==> flow/design.v <==
`timescale 1ns/10ps
module  CONV(
	input				clk,
	input				reset,
	output logic		busy,	
	input				ready,	
	output logic [13:0]	iaddr,
	input  		 [7:0]	idata,	
	output logic		ioe,
	output logic		wen_L0,
	output logic		oe_L0,
	output logic [13:0]	addr_L0,
	output logic [11:0] w_data_L0,
	input  		 [11:0] r_data_L0,
	output logic 		wen_L1,
	output logic		oe_L1,
	output logic [11:0]	addr_L1,
	output logic [11:0]	w_data_L1,
	input  		 [11:0]	r_data_L1,
	output logic		oe_weight,
	output logic [15:0]	addr_weight,
	input  logic signed  [7:0]  r_data_weight,
	output logic		wen_L2,
	output logic [3:0]	addr_L2,
	output logic [31:0]	w_data_L2
	);
reg [1:0] fully_flag;
reg[3:0] i0,i4,i5,i6;
reg [3:0] state,next_state;
reg [11:0] data [0:8];
reg [15:0] zero_index,addr_index0,addr_index1,addr_index2,addr_index3,addr_index4,L0_index;
reg signed [31:0] data_fully;
parameter INIT=4'd0,ADDR1=4'd1,WAIT1=4'd2,DATA_i0=4'd3,LAYER0=4'd4,ADDR2=4'd5,LAYER1=4'd6,
		  LAYER1_1=4'd7,ADDR3=4'd8,WAIT3=4'd9,LAYER2=4'd10,LAYER2_1=4'd11,FINI=4'd12;
always @(posedge clk or posedge reset ) begin
  if(reset) state<=INIT;
  else state<=next_state;
end
always @(*) begin
	case (state)
		INIT:begin
			next_state=(ready)?ADDR1:INIT;	
		end 
		ADDR1:begin
			next_state=WAIT1;
		end
		WAIT1:begin
			next_state=(fully_flag==0)?DATA_i0:(fully_flag==1)?LAYER1:LAYER2;		   
		end
		DATA_i0:begin
			next_state=(i0>=8&&zero_index==0||i0>=7&&zero_index==127||i0>=5&&zero_index==16510||
			            i0>=4&&zero_index==16637||i0>=8&&zero_index%130==0&&zero_index!=0&&zero_index!=16510||
						i5>=7&&zero_index%130==127&&zero_index!=127&&zero_index!=16637||
						i6>=8&&zero_index>0&&zero_index<127||i4>=5&&zero_index>16510&&zero_index<16637||i4>=8)?LAYER0:ADDR1;	
		end
		LAYER0:begin
			next_state=(L0_index>=16383)?ADDR2:ADDR1;
		end
		ADDR2:begin
			next_state=WAIT1;
		end
		LAYER1:begin
			next_state=(i0>=3)?LAYER1_1:ADDR2;
		end
		LAYER1_1:begin
			next_state=(addr_index1>=4095)?ADDR3:ADDR2;
		end
		ADDR3:begin
			next_state=WAIT1;
		end
		LAYER2:begin
			next_state=(addr_index2>=4095)?LAYER2_1:ADDR3;
		end
		LAYER2_1:begin
			next_state=(addr_index4>=9)?FINI:ADDR3;
		end
		FINI:begin
			next_state=INIT;
		end
		default: next_state=INIT;
	endcase
end
always @(posedge clk) begin
	case (state)
		INIT:begin
			zero_index<=16'h0;
			i0<=4'h4;
			i4<=4'h0;
			i5<=4'h0;
			i6<=4'h3;
			addr_index0<=0;
			addr_index1<=126;
			addr_index2<=0;
			addr_index3<=16128;
			addr_index4<=0;
			L0_index<=0;
			wen_L0<=0;
			ioe<=0;
			busy<=0;
			data_fully<=0;
			fully_flag<=0;
			wen_L1<=0;
			wen_L2<=0;
			oe_L0<=0;
			oe_L1<=0;
			oe_weight<=0;
		end 
		ADDR1:begin
			wen_L0<=0;
            ioe<=1;
			if (zero_index==0) begin
				if (i0==4) iaddr<=14'h0;
				else if (i0==5) iaddr<=14'h1; 
				else if (i0==7) iaddr<=14'h80;
				else iaddr<=14'h81;	
			end
			else if (zero_index==127) begin
				if (i0==3) iaddr<=14'h7E;
				else if (i0==4) iaddr<=14'h7F; 
				else if (i0==6) iaddr<=14'hFE;
				else iaddr<=14'hFF;	
			end
			else if (zero_index==16510) begin
				if (i0==1) iaddr<=14'h3F00;
				else if (i0==2) iaddr<=14'h3F01; 
				else if (i0==4) iaddr<=14'h3F80;
				else iaddr<=14'h3F81;		
			end
			else if (zero_index==16637) begin
				if (i0==0) iaddr<=14'h3F7E;
				else if (i0==1) iaddr<=14'h3F7F; 
				else if (i0==3) iaddr<=14'h3FFE;
				else iaddr<=14'h3FFF;		
			end
			else if (zero_index%130==0&&zero_index!=0&&zero_index!=16510) begin
				if (i0==1) iaddr<=addr_index0;
				else if (i0==2) iaddr<=addr_index0+1; 
				else if (i0==4) iaddr<=addr_index0+128;
				else if (i0==5) iaddr<=addr_index0+129;
				else if (i0==7) iaddr<=addr_index0+256;
				else iaddr<=addr_index0+257;
			end
			else if (zero_index%130==127&&zero_index!=127&&zero_index!=16637) begin
				if (i5==0) iaddr<=addr_index1;
				else if (i5==1) iaddr<=addr_index1+1; 
				else if (i5==3) iaddr<=addr_index1+128;
				else if (i5==4) iaddr<=addr_index1+129;
				else if (i5==6) iaddr<=addr_index1+256;
				else iaddr<=addr_index1+257;	
			end
			else if (zero_index>0&&zero_index<127) begin
				if (i6==3) iaddr<=addr_index2;
				else if (i6==4) iaddr<=addr_index2+1; 
				else if (i6==5) iaddr<=addr_index2+2;
				else if (i6==6) iaddr<=addr_index2+128;
				else if (i6==7) iaddr<=addr_index2+129;
				else iaddr<=addr_index2+130;	
			end
			else if (zero_index>16510&&zero_index<16637) begin
				if (i4==0) iaddr<=addr_index3;
				else if (i4==1) iaddr<=addr_index3+1; 
				else if (i4==2) iaddr<=addr_index3+2;
				else if (i4==3) iaddr<=addr_index3+128;
				else if (i4==4) iaddr<=addr_index3+129;
				else iaddr<=addr_index3+130;
			end
			else begin
				if (i4==0) iaddr<=addr_index4;
				else if (i4==1) iaddr<=addr_index4+1; 
				else if (i4==2) iaddr<=addr_index4+2;
				else if (i4==3) iaddr<=addr_index4+128;
				else if (i4==4) iaddr<=addr_index4+129;
				else if (i4==5) iaddr<=addr_index4+130;
				else if (i4==6) iaddr<=addr_index4+256;
				else if (i4==7) iaddr<=addr_index4+257;
				else iaddr<=addr_index4+258;	
			end
		end
		DATA_i0:begin
			if (zero_index==0) begin
				data[0]<=8'h0;
			    data[1]<=8'h0;
			    data[2]<=8'h0;
			    data[3]<=8'h0;
			    data[6]<=8'h0;
                data[i0]<=idata;
			    i0<=(i0==5)?i0+2:i0+1;	
			end
			else if (zero_index==127) begin
				data[0]<=8'h0;
			    data[1]<=8'h0;
			    data[2]<=8'h0;
			    data[5]<=8'h0;
			    data[8]<=8'h0;
                data[i0]<=idata;
			    i0<=(i0==4)?i0+2:i0+1;		
			end
			else if (zero_index==16510) begin
			    data[0]<=8'h0;
			    data[3]<=8'h0;
			    data[6]<=8'h0;
			    data[7]<=8'h0;
			    data[8]<=8'h0;
                data[i0]<=idata;
			    i0<=(i0==2)?i0+2:i0+1;	
			end
			else if (zero_index==16637) begin
				data[2]<=8'h0;
			    data[5]<=8'h0;
			    data[6]<=8'h0;
			    data[7]<=8'h0;
			    data[8]<=8'h0;
                data[i0]<=idata;
			    i0<=(i0==1)?i0+2:i0+1;
			end
			else if (zero_index%130==0&&zero_index!=0&&zero_index!=16510) begin
			   data[0]<=8'h0;
               data[3]<=8'h0;
               data[6]<=8'h0;
               data[i0]<=idata;
               i0<=(i0%3==2)?i0+2:i0+1;	
			end
			else if (zero_index%130==127&&zero_index!=127&&zero_index!=16637) begin
			    data[2]<=8'h0;
			    data[5]<=8'h0;
			    data[8]<=8'h0;
			    data[i5]<=idata;
			    i5<=(i5%3==1)?i5+2:i5+1;
			end
			else if (zero_index>0&&zero_index<127) begin
				data[0]<=8'h0;
                data[1]<=8'h0;
                data[2]<=8'h0;
                data[i6]<=idata;
                i6<=i6+1;
			end
			else if ((zero_index>16510&&zero_index<16637)) begin
				data[6]<=8'h0;
			    data[7]<=8'h0;
			    data[8]<=8'h0;
			    data[i4]<=idata;
			    i4<=i4+1;
			end
			else begin
				data[i4]<=idata;
			    i4<=i4+1;
			end	
		end
		LAYER0:begin
			if (i0>=8&&zero_index==0) begin
				i0<=3;
				zero_index<=zero_index+1;
			end
			else if (i0>=7&&zero_index==127) begin
				i0<=1;
				zero_index<=zero_index+3;
			end
			else if (i0>=5&&zero_index==16510) begin
				i0<=0;
				zero_index<=zero_index+1;
			end
			else if (i0>=4&&zero_index==16637) begin
				i0<=0;
				zero_index<=zero_index+1;
				addr_index0<=0;
				addr_index1<=0;
				addr_index2<=0;
				addr_index3<=0;
				addr_index4<=0;
			end
			else if (i0>=8&&zero_index%130==0&&zero_index!=0&&zero_index!=16510) begin
				i0<=0;
				zero_index<=zero_index+1;
				addr_index0<=addr_index0+128;
			end
			else if (i5>=7&&zero_index%130==127&&zero_index!=127&&zero_index!=16637) begin
				i5<=0;
				zero_index<=zero_index+3;
				addr_index1<=addr_index1+128;
			end
			else if (i6>=8&&zero_index>0&&zero_index<127) begin
				i6<=0;
				zero_index<=zero_index+1;
				addr_index2<=addr_index2+1;
			end
			else if (i4>=5&&zero_index>16510&&zero_index<16637) begin
				i4<=0;
				zero_index<=zero_index+1;
				addr_index3<=addr_index3+1;
			end
			else begin
				i4<=0;
				zero_index<=zero_index+1;
				addr_index4<=(addr_index4%128==125)?addr_index4+3:addr_index4+1;
			end
		    ioe<=0;
			wen_L0<=1;
			L0_index<=L0_index+1;
			addr_L0<=L0_index;
            w_data_L0<=($signed(-(data[0]<<1)+data[2]+data[4]+(data[5]<<1)+
                       data[6]+(data[7]<<1)-((data[8]<<1)+data[8]))>0)?$signed(-(data[0]<<1)+data[2]+data[4]+(data[5]<<1)+
                       data[6]+(data[7]<<1)-((data[8]<<1)+data[8])):0;
		end
        ADDR2:begin
			fully_flag<=1;
			wen_L0<=0;
			wen_L1<=0;
			oe_L0<=1;
			if(i0==0) addr_L0<=addr_index0;
			else if (i0==1) addr_L0<=addr_index0+1;
			else if (i0==2) addr_L0<=addr_index0+128;
            else addr_L0<=addr_index0+129;			
		end
		LAYER1:begin
			data[i0]<=r_data_L0;
			i0<=i0+1;
		end
		LAYER1_1:begin
			i0<=0;
			addr_index0<=(addr_index0%128==126)?addr_index0+130:addr_index0+2;
            wen_L1<=1;
			oe_L0<=0;
			addr_L1<=addr_index1;
			addr_index1<=addr_index1+1;
			w_data_L1<=(data[0]>=data[1]&&data[0]>=data[2]&&data[0]>=data[3])?data[0]:
			           (data[1]>=data[2]&&data[1]>=data[3]&&data[1]>=data[0])?data[1]:
					   (data[2]>=data[3]&&data[2]>=data[1]&&data[2]>=data[0])?data[2]:
					   (data[3]>=data[0]&&data[3]>=data[2]&&data[3]>=data[1])?data[3]:0;
		end
		ADDR3:begin
			fully_flag<=2;
			wen_L1<=0;
			wen_L2<=0;
			oe_L1<=1;
			oe_weight<=1;
			addr_L1<=addr_index2;
            addr_weight<=addr_index3;
		end
		LAYER2:begin
			data_fully<=$signed(r_data_L1)*r_data_weight+data_fully;
			addr_index2<=addr_index2+1;
			addr_index3<=addr_index3+1;
		end
		LAYER2_1:begin
			addr_index2<=0;
			oe_L1<=0;
			oe_weight<=0;
			wen_L2<=1;
			addr_L2<=addr_index4;
			w_data_L2<=(data_fully>0)?data_fully:data_fully>>>16;
			addr_index4<=addr_index4+1;
			data_fully<=32'b0;
		end
		FINI:begin
			busy<=1;
		end
		default; 
	endcase
end
endmodule
Lab notebook: CONV

* Reports on CONV
Each step is given for the RTL above and for the edited RTL.
Lines under "unedited" count in the file above, lines under "edited" in the edited file.
"change": "edited" minus "unedited" as printed here.
Library cell names are shortened.
A cell with n/a has no value.
- Top module :: CONV
- Clock :: clk
- Cell library :: sky130hd
- Timing corner :: tt_025C_1v80

* Diff
Unified diff, file above to edited file.
A script made this edit. It was not meant as an optimisation and need not keep what the design does.
#+begin_src diff
@@ -3,5 +3,5 @@
 	input				clk,
 	input				reset,
-	output logic		busy,	
+	output logic		busy_pad,	
 	input				ready,	
 	output logic [13:0]	iaddr,
@@ -25,4 +25,6 @@
 	output logic [31:0]	w_data_L2
 	);
+logic busy;
+always @(posedge clk) busy_pad <= busy;
 reg [1:0] fully_flag;
 reg[3:0] i0,i4,i5,i6;
#+end_src

* Word-level counts
Counts by Yosys on the flattened word-level netlist (proc, flatten, opt, wreduce; memories kept). Register bits leave out memories and registers merged into their read ports (data or address). Print and check cells are left out.
Yosys's memory passes give these memory sizes; they may raise the number of words (mostly to a power of two), join words into wider ones and drop unused or constant bits.
** Bit counts
- memory cells :: unedited 1, edited 1, change 0
- output and inout bits :: unedited 124, edited 124, change 0
- cells after elaboration :: unedited 744, edited 745, change +1
- flip-flop bits (word level) :: unedited 289, edited 290, change +1
- bits in writable memories :: unedited 192, edited 192, change 0
- bits of input ports :: unedited 43, edited 43, change 0
** Operators by class
- mux-type cells :: unedited 339, edited 339, change 0
- bitwise gates (word level) :: unedited 106, edited 106, change 0
- reduce/logical cells :: unedited 82, edited 82, change 0
- add/subtract/negate cells :: unedited 49, edited 49, change 0
- multiply operators :: unedited 1, edited 1, change 0
- divide/modulo/power cells :: unedited 3, edited 3, change 0
- equal/unequal tests :: unedited 103, edited 103, change 0
- $lt $le $gt $ge :: unedited 31, edited 31, change 0
Operator kinds equal on both sides are left out: 92.

* Longest topological paths
Depth = most cells in a row (Yosys ltp): at word level without a register or memory, in the mapped netlist without a sequential cell, where the memories' decode and read muxes count.
** Logic depth
- depth after elaboration :: unedited 17, edited 17, change 0
- ABC_AREA :: unedited 0, edited 0
- depth in mapped cells :: unedited 57, edited 55, change -2
- gate-level depth less buffers :: unedited 48, edited 48, change 0

* Mapped cells and area
The flow's flattened synthesis, as Yosys stat reports it; memories are mapped. The netlist is that of the ABC_AREA named above (0 if unset); the other value can give another one.
** Synthesis totals
- cell area after synthesis (um^2) :: unedited 36386.1, edited 35564.1, change -822.0
- mapped flip-flops :: unedited 400, edited 401, change +1
- sequential part of the area (um^2) :: unedited 11232.0, edited 11252.0, change +20.0
- cells in the netlist :: unedited 4070, edited 3955, change -115
** Cell types
- a21oi_1 :: unedited 298, edited 245, change -53
- nor2_1 :: unedited 377, edited 428, change +51
- nand2b_1 :: unedited 86, edited 44, change -42
- nand3_1 :: unedited 149, edited 108, change -41
- a31oi_1 :: unedited 37, edited 75, change +38
- nand2_1 :: unedited 310, edited 341, change +31
- and2_1 :: unedited 69, edited 95, change +26
- o21a_1 :: unedited 28, edited 9, change -19
- nor3_1 :: unedited 78, edited 60, change -18
- clkbuf_1 :: unedited 172, edited 155, change -17
- nor4_1 :: unedited 40, edited 26, change -14
- mux2_2 :: unedited 34, edited 23, change -11
- or2_0 :: unedited 13, edited 2, change -11
- and3_1 :: unedited 45, edited 35, change -10
- o211ai_1 :: unedited 47, edited 38, change -9
- o22ai_1 :: unedited 44, edited 36, change -8
- or3_1 :: unedited 33, edited 25, change -8
- o31ai_1 :: unedited 22, edited 14, change -8
Cell types equal on both sides are left out: 28.
The list need not be complete.

* Path before layout
Path of least setup slack by OpenSTA after synthesis, without wires, with an ideal clock, recovery checks aside; 20% of the period is set as input and as output delay. Where synthesis merged equal registers, the netlist keeps one of their names.
** Timing path after synthesis
- kind :: unedited reg-to-reg, edited reg-to-reg
- start point :: unedited register zero_index[12], edited register zero_index[12]
- end point :: unedited register i0[0], edited register i0[0]
- period (ns) :: unedited 13.0, edited 13.0, change 0.0
- arrival (ns) :: unedited 12.262, edited 12.253, change -0.009
- stages :: unedited 51, edited 51, change 0
- data required time (ns) :: unedited 12.728, edited 12.723, change -0.005
- buffers on the path :: unedited 7, edited 3, change -4
- setup time (ns) :: unedited 0.272, edited 0.277, change +0.005
- path slack (ns) :: unedited 0.467, edited 0.471, change +0.004
- delay of the path (ns) :: unedited 12.534, edited 12.530, change -0.004
- time at the first pin (ns) :: unedited 0.000, edited 0.000, change 0.000
- period reached after synthesis (ns) :: unedited 12.533, edited 12.529, change -0.004
"delay of the path" = arrival - input delay + setup time.
"stages": output pins that drive a net of the path, with the launching flip-flop's if there is one; two outputs of one cell count as two.
"period reached after synthesis" is the clock period less the worst setup slack; recovery checks do not enter. This is arithmetic on one report: input and output delays are still those of the set period (20% each).
The rows between start and end are the longest chain of elaborated cells between them; the timing report does not say that the signal goes this way. Where chains are equally long, one stands for them.
A line is the first line of the expression or statement that the cell stems from. Yosys adds cells for indexed reads and writes and turns some case tables into memories.
A register here has more assigning lines than the two given.
unedited: The path ends at the data pin of a flip-flop with enable; ways to the enable are not counted.
On the way, after synthesis, unedited:
- Cell sequence :: edfxtp_1 clkbuf_1 or3_1 nor2_1 nand2_1 ha_1 nand2b_1 a22oi_1 a21oi_1 maj3_1 a22oi_2 nor3_1 xnor2_1 nor4b_1 or2_1 clkbuf_1 a21oi_2 o31a_1 [... 15 more ...] nand2_2 buf_2 clkbuf_1 buf_1 o21ai_0 ha_1 ha_1 inv_1 o21ai_1 a21oi_1 mux2i_1 o21ai_0 ha_1 a21oi_1 nand4b_1 a211oi_2 a2111oi_0 or4_1
- Cells in the longest elaborated chain :: 11
- Elaborated cells on any way between the ends :: 28
- Classes of those cells :: div (1); eq/ne (4); mux (11); reduce/logical (12)
** RTL lines, path after synthesis, unedited
- start, declared :: line 31 : reg [15:0] zero_index,addr_index0,addr_index1,addr_index2,addr_index3,addr_index4,L0_index;
- start, assigned :: line 252 : zero_index<=zero_index+1;
- start, assigned :: line 256 : zero_index<=zero_index+3;
- modulo 16 x 8 -> 32 bit :: line 271 : else if (i0>=8&&zero_index%130==0&&zero_index!=0&&zero_index!=16510) begin
- logical NOT 32 bit :: line 271
- logical AND 1 bit x3 :: line 271
- 2-to-1 mux 4 bit :: line 271
- 2-to-1 mux 4 bit :: line 262 : else if (i0>=4&&zero_index==16637) begin
- 2-to-1 mux 4 bit :: line 258 : else if (i0>=5&&zero_index==16510) begin
- 2-to-1 mux 4 bit :: line 254 : else if (i0>=7&&zero_index==127) begin
- 2-to-1 mux 4 bit :: line 250 : if (i0>=8&&zero_index==0) begin
- parallel mux 4 bit (select 5 bit) :: line 84 : case (state)
- end, assigned :: line 187 : i0<=(i0==5)?i0+2:i0+1;
- end, assigned :: line 196 : i0<=(i0==4)?i0+2:i0+1;
- end, declared :: line 28 : reg[3:0] i0,i4,i5,i6;
edited: The path ends at the data pin of a flip-flop with enable; ways to the enable are not counted.
On the way, after synthesis, edited:
- Cell sequence :: edfxtp_1 nor4_2 nand2_1 ha_1 nand2b_1 a22oi_1 a211oi_4 xnor2_1 nand3_1 and2_1 buf_2 or3_1 a2111o_1 o211a_1 buf_6 a211o_1 a22oi_2 mux2i_1 [... 15 more ...] nor4_2 nand3b_2 or2_0 buf_4 a21oi_2 inv_1 ha_1 ha_1 nor3_1 mux2i_2 xnor2_1 ha_1 a21bo_2 a211o_1 a211oi_2 nand3_1 o311ai_1 o221ai_1
- Cells in the longest elaborated chain :: 11
- Elaborated cells on any way between the ends :: 28
- Classes of those cells :: div (1); eq/ne (4); mux (11); reduce/logical (12)
** RTL lines, path after synthesis, edited
- start, declared :: line 33 : reg [15:0] zero_index,addr_index0,addr_index1,addr_index2,addr_index3,addr_index4,L0_index;
- start, assigned :: line 254 : zero_index<=zero_index+1;
- start, assigned :: line 258 : zero_index<=zero_index+3;
- modulo 16 x 8 -> 32 bit :: line 273 : else if (i0>=8&&zero_index%130==0&&zero_index!=0&&zero_index!=16510) begin
- logical NOT 32 bit :: line 273
- logical AND 1 bit x3 :: line 273
- 2-to-1 mux 4 bit :: line 273
- 2-to-1 mux 4 bit :: line 264 : else if (i0>=4&&zero_index==16637) begin
- 2-to-1 mux 4 bit :: line 260 : else if (i0>=5&&zero_index==16510) begin
- 2-to-1 mux 4 bit :: line 256 : else if (i0>=7&&zero_index==127) begin
- 2-to-1 mux 4 bit :: line 252 : if (i0>=8&&zero_index==0) begin
- parallel mux 4 bit (select 5 bit) :: line 86 : case (state)
- end, assigned :: line 189 : i0<=(i0==5)?i0+2:i0+1;
- end, assigned :: line 198 : i0<=(i0==4)?i0+2:i0+1;
- end, declared :: line 30 : reg[3:0] i0,i4,i5,i6;

* Worst path after layout
Path of least setup slack in the final report of each run of pair 1 (OpenROAD, finished layout, wires in). Where an end is a register, its clock arrival counts in the times.
** Timing path after layout
- kind :: unedited reg-to-reg, edited reg-to-reg
- start point :: unedited register zero_index[14], edited register zero_index[11]
- end point :: unedited register i0[0], edited register i0[0]
- period (ns) :: unedited 12.4, edited 12.4, change 0.0
- path slack (ns) :: unedited 0.58, edited 0.35, change -0.23
- stages :: unedited 44, edited 51, change +7
- arrival (ns) :: unedited 12.18, edited 12.41, change +0.23
- time at the first pin (ns) :: unedited 0.62, edited 0.59, change -0.03
- buffers on the path :: unedited 4, edited 3, change -1
- data required time (ns) :: unedited 12.76, edited 12.76, change 0.00
- setup time (ns) :: unedited 0.26, edited 0.27, change +0.01
The rows between start and end are the longest chain of elaborated cells between them; the timing report does not say that the signal goes this way. Where chains are equally long, one stands for them.
A register here has more assigning lines than the two given.
unedited: The path ends at the data pin of a flip-flop with enable; ways to the enable are not counted.
On the way, after layout, unedited:
- Cell sequence :: edfxtp_1 or3_1 nor2_1 nand2_1 ha_1 nand2b_1 a22o_2 nor2_1 a211oi_1 a22o_4 or4_4 nor3_4 o221ai_1 or3_4 buf_4 a21oi_4 or2_4 nor2_1 [... 8 more ...] or3_1 or4_1 a221o_1 a2111oi_4 nand2_2 buf_6 mux2i_2 ha_2 inv_1 o21ai_1 buf_4 nor2_1 mux2i_1 a21oi_4 a21o_1 a211oi_4 a2111oi_1 or4_1
- Cells in the longest elaborated chain :: 11
- Elaborated cells on any way between the ends :: 28
- Classes of those cells :: div (1); eq/ne (4); mux (11); reduce/logical (12)
** RTL lines, path after layout, unedited
- start, declared :: line 31 : reg [15:0] zero_index,addr_index0,addr_index1,addr_index2,addr_index3,addr_index4,L0_index;
- start, assigned :: line 252 : zero_index<=zero_index+1;
- start, assigned :: line 256 : zero_index<=zero_index+3;
- modulo 16 x 8 -> 32 bit :: line 271 : else if (i0>=8&&zero_index%130==0&&zero_index!=0&&zero_index!=16510) begin
- logical NOT 32 bit :: line 271
- logical AND 1 bit x3 :: line 271
- 2-to-1 mux 4 bit :: line 271
- 2-to-1 mux 4 bit :: line 262 : else if (i0>=4&&zero_index==16637) begin
- 2-to-1 mux 4 bit :: line 258 : else if (i0>=5&&zero_index==16510) begin
- 2-to-1 mux 4 bit :: line 254 : else if (i0>=7&&zero_index==127) begin
- 2-to-1 mux 4 bit :: line 250 : if (i0>=8&&zero_index==0) begin
- parallel mux 4 bit (select 5 bit) :: line 84 : case (state)
- end, assigned :: line 187 : i0<=(i0==5)?i0+2:i0+1;
- end, assigned :: line 196 : i0<=(i0==4)?i0+2:i0+1;
- end, declared :: line 28 : reg[3:0] i0,i4,i5,i6;
edited: The path ends at the data pin of a flip-flop with enable; ways to the enable are not counted.
On the way, after layout, edited:
- Cell sequence :: edfxtp_1 nor4_4 nand2_1 ha_1 nand2b_1 a22oi_2 buf_4 and2_2 o311a_1 a21oi_2 o311ai_4 o211ai_1 or3b_4 a211oi_4 and3_4 a211oi_2 or3_4 buf_4 [... 15 more ...] o22a_1 a2111oi_4 nand3b_4 or2_1 a21oi_2 inv_1 ha_1 ha_4 nor3_2 mux2i_2 xnor2_2 ha_2 a21bo_2 a211o_1 a211oi_4 nand3_2 o311ai_2 o221ai_1
- Cells in the longest elaborated chain :: 11
- Elaborated cells on any way between the ends :: 28
- Classes of those cells :: div (1); eq/ne (4); mux (11); reduce/logical (12)
** RTL lines, path after layout, edited
- start, declared :: line 33 : reg [15:0] zero_index,addr_index0,addr_index1,addr_index2,addr_index3,addr_index4,L0_index;
- start, assigned :: line 254 : zero_index<=zero_index+1;
- start, assigned :: line 258 : zero_index<=zero_index+3;
- modulo 16 x 8 -> 32 bit :: line 273 : else if (i0>=8&&zero_index%130==0&&zero_index!=0&&zero_index!=16510) begin
- logical NOT 32 bit :: line 273
- logical AND 1 bit x3 :: line 273
- 2-to-1 mux 4 bit :: line 273
- 2-to-1 mux 4 bit :: line 264 : else if (i0>=4&&zero_index==16637) begin
- 2-to-1 mux 4 bit :: line 260 : else if (i0>=5&&zero_index==16510) begin
- 2-to-1 mux 4 bit :: line 256 : else if (i0>=7&&zero_index==127) begin
- 2-to-1 mux 4 bit :: line 252 : if (i0>=8&&zero_index==0) begin
- parallel mux 4 bit (select 5 bit) :: line 86 : case (state)
- end, assigned :: line 189 : i0<=(i0==5)?i0+2:i0+1;
- end, assigned :: line 198 : i0<=(i0==4)?i0+2:i0+1;
- end, declared :: line 30 : reg[3:0] i0,i4,i5,i6;

* Measured runs
Runs of the flow (Yosys, OpenROAD) on both versions; the two runs of a pair have the same settings. The constraints put input and output delay at 20% of the set period each and load the outputs with 0.01 pF.
Flow settings, pair 1:
- CORE_UTILIZATION :: 40
- period_ns :: 12.4
- CAP_MARGIN :: 20
- CORE_MARGIN :: 2
- SLEW_MARGIN :: 20
** Final reports, pair 1
- setup slack of the critical path (ns) :: unedited 0.584, edited 0.352, change -0.232
- die outline area (um^2) :: unedited 93394.4, edited 91312.8, change -2081.6
- achieved clock period (ns) :: unedited 11.816, edited 12.048, change +0.232
- standard-cell area after layout (um^2) :: unedited 41342.2, edited 41025.6, change -316.6
- setup TNS (ns) :: unedited 0.000, edited 0.000, change 0.000
- final worst hold slack (ns) :: unedited 0.450, edited 0.340, change -0.110
- utilization after layout (%) :: unedited 45.9, edited 46.5, change +0.6
- chip area in the Yosys report (um^2) :: unedited 36386.1, edited 35564.1, change -822.0
Flow settings, pair 2:
- CORE_MARGIN :: 10
- CORE_UTILIZATION :: 44
- GPL_ROUTABILITY_DRIVEN :: 0
- GPL_TIMING_DRIVEN :: 1
- MAX_ROUTING_LAYER :: met5
- period_ns :: 7.17
- CAP_MARGIN :: 20
- SLEW_MARGIN :: 20
** Final reports, pair 2
- setup slack of the critical path (ns) :: unedited -3.603, edited -4.181, change -0.578
- die outline area (um^2) :: unedited 94599.3, edited 92598.5, change -2000.8
- achieved clock period (ns) :: unedited 10.773, edited 11.351, change +0.578
- standard-cell area after layout (um^2) :: unedited 45915.3, edited 45359.8, change -555.5
- setup TNS (ns) :: unedited -689.196, edited -711.893, change -22.697
- final worst hold slack (ns) :: unedited 0.444, edited 0.461, change +0.017
- utilization after layout (%) :: unedited 56.0, edited 56.5, change +0.5
- chip area in the Yosys report (um^2) :: unedited 36386.1, edited 35564.1, change -822.0
"achieved clock period": clock period set for the run, less the worst setup slack. It is reckoned from that one timing run; input and output delays stay at 20% of the period that was set.
